==> flow/design.v <==
module ALU(A, B, op, zero, out);
	input signed[31:0] A, B;
	input[2:0] op;
	output zero;
	output[31:0] out;
	assign out = (op==3'b000) ? A + B:
			(op==3'b001) ? A - B:
			(op==3'b010) ? A & B:
			(op==3'b011) ? A | B:
			(op==3'b100) ? A ^ B:
			(op==3'b101) ? ((A < B)? 1 : 0) : 0;
	assign zero = ~|out;
endmodule
module adder32bit(A, B, out);
	input[31:0] A, B;
	output[31:0] out;
	assign out = A + B;
endmodule
module controller(op, func3, func7, regWrite, resultSrc, memWrite, jal, branch, jalr, ALUControl, ALUSrc, immSrc);
	input[6:0] op, func7;
	input[2:0] func3;
	output reg[2:0] ALUControl, immSrc;
	output reg[1:0] resultSrc;
	output reg memWrite, jal, branch, jalr, ALUSrc, regWrite;
	parameter[6:0] RTYPE = 7'b0110011, ITYPE = 7'b0010011, STYPE = 7'b0100011, JTYPE = 7'b1101111,
		 BTYPE = 7'b1100011, UTYPE = 7'b0110111, LWTYPE = 7'b0000011, JALRTYPE = 7'b1100111;
	parameter[9:0] ADD = 10'b0000000000, SUB = 10'b0100000000, AND = 10'b0000000111, OR = 10'b0000000110, SLT = 10'b0000000010;
	parameter[2:0] LW = 3'b010, ADDI = 3'b000, XORI = 3'b100, ORI = 3'b110, SLTI = 3'b010, JALR = 3'b000, 
			SW = 3'b010,
			BEQ = 3'b000, BNE = 3'b001, BLT = 3'b100, BGE = 3'b101; 
	always@(op, func3, func7)
	begin
		{regWrite, resultSrc, memWrite, jal, branch, jalr, ALUControl, ALUSrc, immSrc} = 14'b0;
		case(op)
			RTYPE:
			begin
				{regWrite, resultSrc, memWrite, jal, branch, jalr, ALUSrc} = 8'b1000_0000;
				case({func7, func3})
					ADD: ALUControl = 3'b000;
					SUB: ALUControl = 3'b001;
					AND: ALUControl = 3'b010;
					OR: ALUControl = 3'b011;
					SLT: ALUControl = 3'b101;
				endcase
			end
			ITYPE:
			begin
				{regWrite, resultSrc, memWrite, jal, branch, jalr, ALUSrc, immSrc} = 11'b1000_0001_000;
				case(func3)
					ADDI: ALUControl = 3'b000;
					XORI: ALUControl = 3'b100;
					ORI: ALUControl = 3'b011;
					SLTI: ALUControl = 3'b101;
				endcase
			end
			STYPE: {regWrite, memWrite, jal, branch, jalr, ALUControl, ALUSrc, immSrc} = 12'b0100_0000_1001;
			JTYPE: {regWrite, resultSrc, memWrite, jal, branch, jalr, immSrc} = 10'b1100_1000_10;
			BTYPE: 
			begin
				{regWrite, memWrite, jal, branch, jalr, ALUSrc, immSrc} = 9'b0001_0001_1;
				case(func3)
					BEQ:
					begin
						ALUControl <= 3'b001;
					end
					BNE:
					begin
						ALUControl <= 3'b001;
					end
					BLT:
					begin
						ALUControl <= 3'b101;
					end
					BGE:
					begin
						ALUControl <= 3'b101;
					end
				endcase
			end
			UTYPE: {regWrite, resultSrc, memWrite, jal, branch, jalr, immSrc} = 10'b1110_0001_00;
			LWTYPE: {regWrite, resultSrc, memWrite, jal, branch, jalr, ALUControl, ALUSrc, immSrc} = 14'b1010_0000_0010_00;
			JALRTYPE: {regWrite, resultSrc, memWrite, jal, branch, jalr, ALUControl, ALUSrc, immSrc} = 14'b1100_0010_0010_00;
		endcase
	end
endmodule
module decoder(jalr, jal, branch, zero, LSB, func3, PCSrc);
	input jalr, jal, branch, zero, LSB;
	input[2:0] func3;
	output reg[1:0] PCSrc;
	parameter[2:0] BEQ = 3'b000, BNE = 3'b001, BLT = 3'b100, BGE = 3'b101;
	always@(jalr, jal, branch, zero, LSB, func3)
	begin
		if(jal)
			PCSrc = 2'b01;
		else if(jalr)
			PCSrc = 2'b10;
		else if(branch)
		begin
			case(func3)
				BEQ: PCSrc = zero ? 2'b01 : 2'b00;
				BNE: PCSrc = zero ? 2'b00 : 2'b01;
				BLT: PCSrc = LSB ? 2'b01 : 2'b00;
				BGE: PCSrc = LSB ? 2'b00 : 2'b01;
				default: PCSrc = 2'b00;
			endcase
		end
		else
			PCSrc = 2'b00;
	end
endmodule
module FDReg(clk, en, clr, instRF, PCF, PCPlus4F, instRD, PCD, PCPlus4D);
	input clk, en, clr;
	input[31:0] instRF, PCF, PCPlus4F;
	output reg[31:0] instRD, PCD, PCPlus4D;
	always@(posedge clk)
	begin
		if(clr)
			{instRD, PCD, PCPlus4D} <= 96'b0;
		else if(~en) 
			{instRD, PCD, PCPlus4D} <= {instRF, PCF, PCPlus4F};
		else
			{instRD, PCD, PCPlus4D} <= {instRD, PCD, PCPlus4D};
	end
endmodule
module DEReg(clk, clr, regWriteD, resultSrcD, memWriteD, jalD, branchD, jalrD, ALUControlD, ALUSrcD,func3D ,RD1D, RD2D, PCD, RS1D, RS2D, RDD,
		immExtD, PCPlus4D, regWriteE, resultSrcE, memWriteE, jalE, branchE, jalrE, ALUControlE, ALUSrcE, func3E, RD1E, RD2E, PCE, RS1E,
		RS2E, RDE, immExtE, PCPlus4E);
	input clk, clr;
	input regWriteD;
	input[1:0] resultSrcD;
	input memWriteD, jalD, branchD, jalrD;
	input[2:0] ALUControlD;
	input ALUSrcD;
	input[2:0] func3D;
	input[31:0] RD1D, RD2D, PCD;
	input[4:0] RS1D, RS2D, RDD;
	input[31:0] immExtD, PCPlus4D;
	output reg regWriteE;
	output reg[1:0] resultSrcE;
	output reg memWriteE, jalE, branchE, jalrE;
	output reg[2:0] ALUControlE;
	output reg ALUSrcE;
	output reg[2:0] func3E;
	output reg[31:0] RD1E, RD2E, PCE;
	output reg[4:0] RS1E, RS2E, RDE;
	output reg[31:0] immExtE, PCPlus4E;
	always@(posedge clk)
	begin
		if(clr)
			{regWriteE, resultSrcE, memWriteE, jalE, branchE, jalrE, ALUControlE, ALUSrcE, func3E, RD1E, RD2E, PCE, RS1E, RS2E,
			RDE, immExtE, PCPlus4E} <= 0;
		else
			{regWriteE, resultSrcE, memWriteE, jalE, branchE, jalrE, ALUControlE, ALUSrcE, func3E, RD1E, RD2E, PCE, RS1E, RS2E, RDE,
			immExtE, PCPlus4E} <= {regWriteD, resultSrcD, memWriteD, jalD, branchD, jalrD, ALUControlD, ALUSrcD, func3D, RD1D, RD2D,
			PCD, RS1D, RS2D, RDD, immExtD, PCPlus4D};
	end
endmodule
module EMReg(clk, rst, regWriteE, resultSrcE, memWriteE, ALUResultE, writeDataE, RDE, immExtE, PCPlus4E, regWriteM, resultSrcM, memWriteM,
		ALUResultM, writeDataM, RDM, immExtM, PCPlus4M);
	input clk, rst;
	input regWriteE;
	input[1:0] resultSrcE;
	input memWriteE;
	input[31:0] ALUResultE, writeDataE;
	input[4:0] RDE;
	input[31:0] immExtE, PCPlus4E;
	output reg regWriteM;
	output reg[1:0] resultSrcM;
	output reg memWriteM;
	output reg[31:0] ALUResultM, writeDataM;
	output reg[4:0] RDM;
	output reg[31:0] immExtM, PCPlus4M;
	always@(posedge clk)
	begin
		if(rst)
			{regWriteM, resultSrcM, memWriteM} <= 0;
		else
		{regWriteM, resultSrcM, memWriteM, ALUResultM, writeDataM, RDM, immExtM, PCPlus4M} <= {regWriteE, resultSrcE, memWriteE,
		ALUResultE, writeDataE, RDE, immExtE, PCPlus4E};
	end
endmodule
module MWReg(clk, rst, regWriteM, resultSrcM, ALUResultM, readDataM, RDM, immExtM, PCPlus4M, regWriteW, resultSrcW, ALUResultW, readDataW, RDW,
		immExtW, PCPlus4W);
	input clk, rst;
	input regWriteM;
	input[1:0] resultSrcM;
	input[31:0] ALUResultM, readDataM;
	input[4:0] RDM;
	input[31:0] immExtM, PCPlus4M;
	output reg regWriteW;
	output reg[1:0] resultSrcW;
	output reg[31:0] ALUResultW, readDataW;
	output reg[4:0] RDW;
	output reg[31:0] immExtW, PCPlus4W;
	always@(posedge clk)
	begin
		if(rst)
			{regWriteW, resultSrcW} <= 0;
		else
		{regWriteW, resultSrcW, ALUResultW, readDataW, RDW, immExtW, PCPlus4W} <= {regWriteM, resultSrcM, ALUResultM, readDataM, RDM,
		immExtM, PCPlus4M};
	end
endmodule
module hazardUnit(RS1D, RS2D, RS1E, RS2E, RDE, PCSrcE, resultSrcE, RDM, regWriteM, RDW, regWriteW, resultSrcM, resultSrcW, stallF, stallD, flushD, flushE, forwardAE,
		forwardBE);
	input[4:0] RS1D, RS2D, RS1E, RS2E, RDE;
	input[1:0] PCSrcE, resultSrcE;
	input[4:0] RDM;
	input regWriteM;
	input[4:0] RDW;
	input regWriteW;
	input[1:0] resultSrcM, resultSrcW;
	output reg stallF, stallD, flushD, flushE;
	output reg[1:0] forwardAE, forwardBE;
	reg lwStall;
	always@(RS1D, RS2D, RS1E, RS2E, RDE, PCSrcE, resultSrcE, RDM, regWriteM, RDW, regWriteW, resultSrcM, resultSrcW)
	begin
		{stallF, stallD, flushD, flushE, forwardAE, forwardBE} = 0; 
		if(RS1E == RDM && resultSrcM==2'b11 && RS1E!=0)
			forwardAE = 2'b11;
		else if (((RS1E == RDM) && regWriteM) && RS1E!=0)
			forwardAE = 2'b10;
		else if ((RS1E == RDW && regWriteW && RS1E!=0) || (RS1E == RDW && resultSrcW==2'b11 && RS1E!=0))
			forwardAE = 2'b01;
		else
			forwardAE = 2'b00;
		if(RS2E == RDM && resultSrcM==2'b11 && RS2E!=0)
			forwardBE = 2'b11;
		else if (((RS2E == RDM) && regWriteM) && RS2E!=0)
			forwardBE = 2'b10;
		else if ((RS2E == RDW && regWriteW && RS2E!=0) || (RS2E == RDW && resultSrcW==2'b11 && RS2E!=0))
			forwardBE = 2'b01;
		else
			forwardBE = 2'b00;
		if(((RS1D == RDE) || (RS2D == RDE)) && (resultSrcE == 2'b01))
			lwStall = 1'b1;
		else
			lwStall = 1'b0;
		{stallF, stallD} = {lwStall, lwStall};
		if(PCSrcE != 2'b00)
			flushD = 1'b1;
		else
			flushD = 1'b0;
		if(PCSrcE != 2'b00 || lwStall == 1)
			flushE = 1'b1;
		else
			flushE = 1'b0;
	end
endmodule
module immExtend(in, immSrc, out);
	input[31:7] in;
	input[2:0] immSrc;
	output[31:0] out;
	assign out = (immSrc == 3'b000) ? {{20{in[31]}}, in[31:20]}:
		(immSrc == 3'b001) ? {{20{in[31]}}, in[31:25], in[11:7]}:
		(immSrc == 3'b010) ? {{12{in[31]}}, in[31], in[19:12], in[20], in[30:21], 1'b0}:
		(immSrc == 3'b011) ? {{19{in[31]}}, in[31], in[7], in[30:25], in[11:8], 1'b0}:
		(immSrc == 3'b100) ? {in[31:12], 12'b0}:
		32'b0;
endmodule
module mux2to1(i0, i1, sel, out);
	input[31:0] i0, i1;
	input sel;
	output[31:0] out;
	assign out = (sel==1'b0) ? i0:
			(sel==1'b1) ? i1 : 0;
endmodule
module mux3to1(i0, i1, i2, sel, out);
	input[31:0] i0, i1, i2;
	input[1:0] sel;
	output[31:0] out;
	assign out = (sel==2'b00) ? i0:
			(sel==2'b01) ? i1:
			(sel==2'b10) ? i2: 0;
endmodule
module mux4to1(i0, i1, i2, i3, sel, out);
	input[31:0] i0, i1, i2, i3;
	input[1:0] sel;
	output[31:0] out;
	assign out = (sel==2'b00) ? i0:
			(sel==2'b01) ? i1:
			(sel==2'b10) ? i2:
			(sel==2'b11) ? i3: 0;
endmodule
module reg32bit(in, clk, rst, en, out);
	input[31:0] in;
	input clk, rst, en;
	output reg[31:0] out;
	always@(posedge clk)
	begin
		if(rst)
			out <= 32'b0;
		else if(~en)
			out <= in;
		else
			out <= out;
	end
endmodule
module regFile(A1, A2, A3, WD, regWrite, clk, RD1, RD2);
	input[4:0] A1, A2, A3;
	input[31:0] WD;
	input regWrite, clk;
	output[31:0] RD1, RD2;
	reg[31:0] mem[0:31];
	assign RD1 = (A1 == 5'b0) ? 32'b0 : mem[A1];
	assign RD2 = (A2 == 5'b0) ? 32'b0 : mem[A2];
	always@(negedge clk) 
	begin
		if(regWrite && A3!=32'b0)
			mem[A3] <= WD;
		else
			mem[A3] <= mem[A3];
	end
endmodule
module dataPath(clk, rst, instRF, readDataM, PCFOut, ALUResultMOut, writeDataMOut, memWriteMOut, regWriteD, resultSrcD, memWriteD, jalD, branchD, jalrD, ALUControlD, ALUSrcD, immSrcD, stallF, stallD, flushD, 
		flushE, forwardAE, forwardBE, op, func3, func7, RS1DOut, RS2DOut, RS1EOut, RS2EOut, RDEOut, PCSrcEOut, resultSrcEOut,
		RDMOut, regWriteMOut, RDWOut, regWriteWOut, resultSrcMOut, resultSrcWOut);
	input clk, rst;
	input[31:0] instRF, readDataM;
	output[31:0] PCFOut, ALUResultMOut, writeDataMOut;
	output memWriteMOut;
	input regWriteD;
	input[1:0] resultSrcD;
	input memWriteD, jalD, branchD, jalrD;
	input[2:0] ALUControlD;
	input ALUSrcD;
	input[2:0] immSrcD;
	input stallF, stallD, flushD, flushE;
	input[1:0] forwardAE, forwardBE;
	output[6:0] op;
	output[2:0] func3;
	output[6:0] func7;
	output[4:0] RS1DOut, RS2DOut;
	output[4:0] RS1EOut, RS2EOut, RDEOut;
	output[1:0] PCSrcEOut, resultSrcEOut;
	output[4:0] RDMOut;
	output regWriteMOut;
	output[4:0] RDWOut;
	output regWriteWOut;
	output[1:0] resultSrcMOut, resultSrcWOut;
	wire[31:0] PCFNext, PCF, PCPlus4F;
	wire[31:0] instRD;
	wire[2:0] func3D; 
	wire[31:0] RD1D, RD2D, PCD;
	wire[4:0] RS1D, RS2D, RDD; 
	wire[31:0] immExtD, PCPlus4D;
	wire regWriteE;
	wire[1:0] resultSrcE;
	wire memWriteE, jalE, branchE, jalrE;
	wire[2:0] ALUControlE;
	wire ALUSrcE;
	wire[2:0] func3E;
	wire[31:0] RD1E, RD2E, PCE;
	wire[4:0] RS1E, RS2E, RDE;
	wire[31:0] immExtE, PCPlus4E;
	wire[31:0] srcAE, srcBE, writeDataE, ALUResultE, PCTargetE;
	wire zeroE;
	wire regWriteM;
	wire[1:0] resultSrcM;
	wire memWriteM;
	wire[31:0] ALUResultM, writeDataM;
	wire[4:0] RDM;
	wire[31:0] immExtM, PCPlus4M;
	wire regWriteW;
	wire[1:0] resultSrcW;
	wire[31:0] ALUResultW, readDataW;
	wire[4:0] RDW;
	wire[31:0] immExtW, PCPlus4W, resultW;
	wire[1:0] PCSrcE;
	mux3to1 PCMux(PCPlus4F, PCTargetE, ALUResultE, PCSrcE, PCFNext);
	reg32bit PCReg(PCFNext, clk, rst, stallF, PCF);
	adder32bit addWith4(PCF, 4, PCPlus4F);
	FDReg myFDReg(clk, stallD, flushD | rst, instRF, PCF, PCPlus4F, instRD, PCD, PCPlus4D);
	regFile myRegFile(instRD[19:15], instRD[24:20], RDW, resultW, regWriteW, clk, RD1D, RD2D);
	immExtend myImmExt(instRD[31:7], immSrcD, immExtD);
	DEReg myDEReg(clk, flushE | rst, regWriteD, resultSrcD, memWriteD, jalD, branchD, jalrD, ALUControlD, ALUSrcD, func3D, RD1D, RD2D, PCD, RS1D,
			RS2D, RDD, immExtD, PCPlus4D, regWriteE, resultSrcE, memWriteE, jalE, branchE, jalrE, ALUControlE, ALUSrcE, func3E,
			RD1E, RD2E, PCE, RS1E, RS2E, RDE, immExtE, PCPlus4E);
	mux4to1 forwardAMux(RD1E, resultW, ALUResultM, immExtM, forwardAE, srcAE);
	mux4to1 forwardBMux(RD2E, resultW, ALUResultM, immExtM,forwardBE, writeDataE);
	mux2to1 srcBEMux(writeDataE, immExtE, ALUSrcE, srcBE);
	adder32bit addWithImm(PCE, immExtE, PCTargetE);
	ALU myALU(srcAE, srcBE, ALUControlE, zeroE, ALUResultE);
	EMReg myEMReg(clk, rst, regWriteE, resultSrcE, memWriteE, ALUResultE, writeDataE, RDE, immExtE, PCPlus4E, regWriteM, resultSrcM, memWriteM,
		ALUResultM, writeDataM, RDM, immExtM, PCPlus4M);
	MWReg myMWReg(clk, rst, regWriteM, resultSrcM, ALUResultM, readDataM, RDM, immExtM, PCPlus4M, regWriteW, resultSrcW, ALUResultW, readDataW,
			RDW, immExtW, PCPlus4W);
	mux4to1 resultMux(ALUResultW, readDataW, PCPlus4W, immExtW, resultSrcW, resultW);
	decoder DCD(jalrE, jalE, branchE, zeroE, ALUResultE[0], func3E, PCSrcE);
	assign func3D = instRD[14:12];
	assign RS1D = instRD[19:15];
	assign RS2D = instRD[24:20];
	assign RDD = instRD[11:7];
	assign op = instRD[6:0];
	assign func3 = instRD[14:12];
	assign func7 = instRD[31:25];
	assign PCFOut = PCF;
	assign ALUResultMOut = ALUResultM;
	assign writeDataMOut = writeDataM;
	assign memWriteMOut = memWriteM;
	assign RS1DOut = RS1D;
	assign RS2DOut = RS2D;
	assign RS1EOut = RS1E;
	assign RS2EOut = RS2E;
	assign RDEOut = RDE;
	assign PCSrcEOut = PCSrcE;
	assign resultSrcEOut = resultSrcE;
	assign RDMOut = RDM;
	assign regWriteMOut = regWriteM;
	assign RDWOut = RDW;
	assign regWriteWOut = regWriteW;
	assign resultSrcMOut = resultSrcM;
	assign resultSrcWOut = resultSrcW;
endmodule
module CPU(clk, rst, imem_addr, imem_rdata, dmem_addr, dmem_wdata, dmem_we, dmem_rdata);
	input clk, rst;
	output[31:0] imem_addr;
	input[31:0] imem_rdata;
	output[31:0] dmem_addr, dmem_wdata;
	output dmem_we;
	input[31:0] dmem_rdata;
	wire[4:0] RS1D, RS2D, RS1E, RS2E, RDE;
	wire[1:0] PCSrcE, resultSrcE;
	wire[4:0] RDM;
	wire regWriteM;
	wire[4:0] RDW;
	wire regWriteW, stallF, stallD, flushD, flushE;
	wire[1:0] forwardAE, forwardBE;
	wire[1:0] resultSrcM, resultSrcW;
	wire[6:0] op;
	wire[2:0] func3;
	wire[6:0] func7;
	wire regWrite;
	wire[1:0] resultSrc;
	wire memWrite, jal, branch, jalr;
	wire[2:0] ALUControl;
	wire ALUSrc;
	wire[2:0] immSrc;
	hazardUnit HU(RS1D, RS2D, RS1E, RS2E, RDE, PCSrcE, resultSrcE, RDM, regWriteM, RDW, regWriteW, resultSrcM, resultSrcW, stallF,
			stallD, flushD, flushE, forwardAE, forwardBE);
	dataPath DP(clk, rst, imem_rdata, dmem_rdata, imem_addr, dmem_addr, dmem_wdata, dmem_we, regWrite, resultSrc, memWrite, jal, branch, jalr, ALUControl, ALUSrc, immSrc, stallF, stallD, flushD, 
		flushE, forwardAE, forwardBE, op, func3, func7, RS1D, RS2D, RS1E, RS2E, RDE, PCSrcE, resultSrcE,
		RDM, regWriteM, RDW, regWriteW, resultSrcM, resultSrcW);
	controller CU(op, func3, func7, regWrite, resultSrc, memWrite, jal, branch, jalr, ALUControl, ALUSrc, immSrc);
endmodule
======== Reports on CPU ========
What the tools print for CPU, step after step.
Line numbers count from 1 in the design file above.
Operators carry their Yosys type and port widths (W data, S select, Z words).
Cell names lack the library's common part.
A cell with -- has no value.
set-up
  design top .............................. CPU
  clock ................................... clk
  standard-cell library ................... sky130hd
  library corner .......................... tt_025C_1v80

======== After elaboration ========
Source: Yosys, flattened and elaborated, memories not mapped. Widths are those after wreduce. Print and check cells do not count. Equal cells are merged and count once.
Memory sizes are those after Yosys's memory passes, which may raise the word count (mostly to a power of two), join words into wider ones and drop unused or constant bits.
storage and ports
  bits in registers ....................... 526
  RAM bits ................................ 1024
  word width x clocked read ports ......... 64
  memories kept ........................... 1
  bits of input ports ..................... 66
  output and inout port bits .............. 97
  word-level cells ........................ 202
operators by class
  add/sub/neg operators ................... 4
  order comparisons ....................... 1
  eq/ne operators ......................... 49
  multiplexer cells ....................... 62
  bitwise logic cells ..................... 6
  reduce/logical cells .................... 45
memory list
  memory            depth  bits a word  rd ports  write ports  RTL line  RTL
  DP.myRegFile.mem  32     32           2         1            304       reg[31:0] mem[0:31];
operators with widths
  kind                     number
  $mux W32                 29
  $add A32 B32 Y32         2
  $add A32 B3 Y32 const B  1
  $sub A32 B32 Y32         1
  $lt A32 B32 Y1           1
  $and A32 B32 Y32         1
  $or A32 B32 Y32          1
  $xor A32 B32 Y32         1
  $reduce_or A32 Y1        1
  $eq A5 B5 Y1             6
  $eq A3 B3 Y1 const B     8
  $pmux W3 S4              2
  $eq A7 B6 Y1 const B     3
  $eq A7 B7 Y1 const B     3
  $eq A10 B3 Y1 const B    2
  $mux W1                  19
  $logic_and A1 B1 Y1      18
  $pmux W3 S3              2
  $eq A2 B2 Y1 const B     8
  $eq A3 B2 Y1 const B     5
  $reduce_bool A5 Y1       3
  $mux W2                  7
  $eq A3 B1 Y1 const B     4
  $logic_not A3 Y1         4
  $eq A10 B2 Y1 const B    1
  $eq A10 B9 Y1 const B    1
  $eq A2 B1 Y1 const B     5
  $reduce_or A2 Y1         5
Not listed: further kinds 14, cells in them 23.

======== Logic depth ========
Yosys ltp: most cells in a row. Word level: on the elaborated netlist, between registers, memories and ports. Mapped: between sequential cells and ports; inverters and the memories' decode and read muxes count.
logic depth
  depth in word-level cells ............... 32
  ABC_AREA ................................ 0
  mapped depth ............................ 32
  depth with buffers taken out ............ 29

======== Synthesis result ========
Yosys stat after the flow's synthesis: flattened, memories mapped to cells. It holds for the ABC_AREA given above (unset counts as 0); a run with the other value may have another netlist.
cell types
  cell      number  area in all (um2)
  edfxtp_1  1290    3.87E+04
  mux4_2    673     1.52E+04
  dfxtp_1   320     6.41E+03
  ha_1      128     1.6E+03
  nand2_1   349     1.31E+03
  nor2_1    322     1.21E+03
  a21oi_1   216     1.08E+03
  clkbuf_1  262     983.443
  mux2i_1   86      860.826
  o21ai_0   119     595.571
  xnor2_1   67      586.813
  and2_1    92      575.552
  inv_1     150     563.04
  a211oi_1  53      397.882
  o21a_1    46      345.331
  nand3_1   65      325.312
  xor2_1    37      324.061
  a222oi_1  32      320.307
Other cell types: 74; their cells: 664.
mapped netlist
  cells in the netlist .................... 4971
  mapped area ............................. 76037.9 um2
  flip-flops .............................. 1610
  buffers ................................. 352
By module: a second synthesis without flattening, with its own total; a netlist apart from the flattened one above.
unflattened totals
  cells (unflattened synthesis) ........... 5143
  area total of the unflattened synthesis .. 79742.7 um2
Each row is one instance without its submodules.
modules
  module      instances  cells  area (um2)  seq. area (um2)
  regFile     1          2289   47091.4     30749.5
  ALU         1          876    5711.7      0.0
  DEReg       1          399    5647.9      3783.6
  EMReg       1          142    4102.7      4073.9
  MWReg       1          140    4076.4      4053.9
  adder32bit  2          232    1720.4      0.0
  FDReg       1          310    3429.5      1921.8
  mux4to1     3          39     814.5       0.0
  reg32bit    1          103    1163.6      640.6
  mux3to1     1          77     787.0       0.0
  mux2to1     1          36     544.3       0.0
  hazardUnit  1          67     500.5       0.0
  immExtend   1          67     411.6       0.0
  controller  1          47     334.1       0.0
Modules not listed: 3.

Subject: CPU on sky130hd, stored results

Hello all,

Stored flow runs of CPU (6 of them; Yosys, OpenROAD, sky130hd). They differ in their settings and are not a sequence. Constraints: input delay and output delay 20% of the set period each, output load 0.01 pF.
"period reached" is the run's clock period less its worst setup slack. It is reckoned from that one timing run; input and output delays stay at 20% of the period that was set.
"critical setup path time" = time allowed to the worst setup path (clock period - input delay - output delay, where it has them) - its slack; a late launch clock adds to it, a late capture clock takes from it.
"total design power": no workload was simulated; the value follows from the tool's default switching activity.

---- record 1 ----
settings
  CORE_UTILIZATION = 40
  period_ns = 9.75
  CAP_MARGIN = 20
  CORE_MARGIN = 2
  SLEW_MARGIN = 20
results
  period reached .......................... 9.040 ns
  critical setup path time ................ 9.04 ns
  worst path kind ......................... register -> register
  worst hold slack in the final report .... 0.383 ns
  post-route setup TNS .................... 0.000 ns
  standard-cell area after layout ......... 91353.9 um2
  total design power ...................... 0.018466 W
  smallest setup slack .................... 0.710 ns
  Yosys chip area after synthesis ......... 76037.9 um2
  final design utilization ................ 48.2%
  die footprint ........................... 193600.0 um2

---- record 2 ----
settings
  ABC_AREA = 0
  CAP_MARGIN = 25
  CELL_PAD_IN_SITES_DETAIL_PLACEMENT = 2
  CELL_PAD_IN_SITES_GLOBAL_PLACEMENT = 2
  CORE_ASPECT_RATIO = 1.89
  CORE_UTILIZATION = 43
  CTS_CLUSTER_DIAMETER = 213
  CTS_CLUSTER_SIZE = 25
  GPL_ROUTABILITY_DRIVEN = 1
  GPL_TIMING_DRIVEN = 0
  HOLD_SLACK_MARGIN = 0.21
  MAX_ROUTING_LAYER = met4
  MIN_ROUTING_LAYER = met2
  PLACE_DENSITY_LB_ADDON = 0.2
  SETUP_SLACK_MARGIN = 1.25
  SLEW_MARGIN = 5
  TNS_END_PERCENT = 15
  period_ns = 7.93
  CORE_MARGIN = 2
results
  did not finish, routing stopped with GRT-0116

---- record 3 ----
settings
  CELL_PAD_IN_SITES_DETAIL_PLACEMENT = 0
  CELL_PAD_IN_SITES_GLOBAL_PLACEMENT = 2
  CORE_UTILIZATION = 43
  CTS_CLUSTER_SIZE = 25
  GPL_ROUTABILITY_DRIVEN = 0
  PLACE_DENSITY = 0.5
  SETUP_SLACK_MARGIN = 0.65
  SLEW_MARGIN = 35
  period_ns = 7.93
  CAP_MARGIN = 20
  CORE_MARGIN = 2
results
  total design power ...................... 0.023418 W
  worst hold slack in the final report .... 0.385 ns
  smallest setup slack .................... 0.556 ns
  period reached .......................... 7.374 ns
  final design utilization ................ 54.6%
  critical setup path time ................ 7.37 ns
  worst path kind ......................... register -> register
  Yosys chip area after synthesis ......... 76037.9 um2
  die footprint ........................... 180213.0 um2
  post-route setup TNS .................... 0.000 ns
  standard-cell area after layout ......... 96044.6 um2

---- record 4 ----
settings
  CORE_UTILIZATION = 70
  CTS_CLUSTER_SIZE = 61
  MAX_ROUTING_LAYER = met5
  PLACE_DENSITY_LB_ADDON = 0.0
  TNS_END_PERCENT = 60
  period_ns = 7.96
  CAP_MARGIN = 20
  CORE_MARGIN = 2
  SLEW_MARGIN = 20
results
  total design power ...................... 0.023546 W
  die footprint ........................... 111279.0 um2
  post-route setup TNS .................... -0.727 ns
  standard-cell area after layout ......... 90645.7 um2
  Yosys chip area after synthesis ......... 76037.9 um2
  critical setup path time ................ 8.06 ns
  worst path kind ......................... register -> register
  final design utilization ................ 84.4%
  worst hold slack in the final report .... 0.399 ns
  smallest setup slack .................... -0.095 ns
  period reached .......................... 8.055 ns

---- record 5 ----
settings
  ABC_AREA = 0
  CAP_MARGIN = 0
  CELL_PAD_IN_SITES_GLOBAL_PLACEMENT = 3
  CORE_UTILIZATION = 60
  CTS_CLUSTER_DIAMETER = 119
  GPL_ROUTABILITY_DRIVEN = 1
  GPL_TIMING_DRIVEN = 0
  HOLD_SLACK_MARGIN = 0.09
  MIN_ROUTING_LAYER = met1
  PLACE_DENSITY = 0.4
  period_ns = 8.66
  CORE_MARGIN = 2
  SLEW_MARGIN = 20
results
  did not finish, placement stopped with GPL-0301

---- record 6 ----
settings
  CORE_UTILIZATION = 46
  period_ns = 9.75
  CAP_MARGIN = 20
  CORE_MARGIN = 2
  SLEW_MARGIN = 20
results
  worst hold slack in the final report .... 0.400 ns
  standard-cell area after layout ......... 90374.2 um2
  die footprint ........................... 168568.0 um2
  smallest setup slack .................... 0.318 ns
  Yosys chip area after synthesis ......... 76037.9 um2
  critical setup path time ................ 9.43 ns
  worst path kind ......................... register -> register
  post-route setup TNS .................... 0.000 ns
  period reached .......................... 9.432 ns
  final design utilization ................ 54.9%
  total design power ...................... 0.018186 W

Thanks
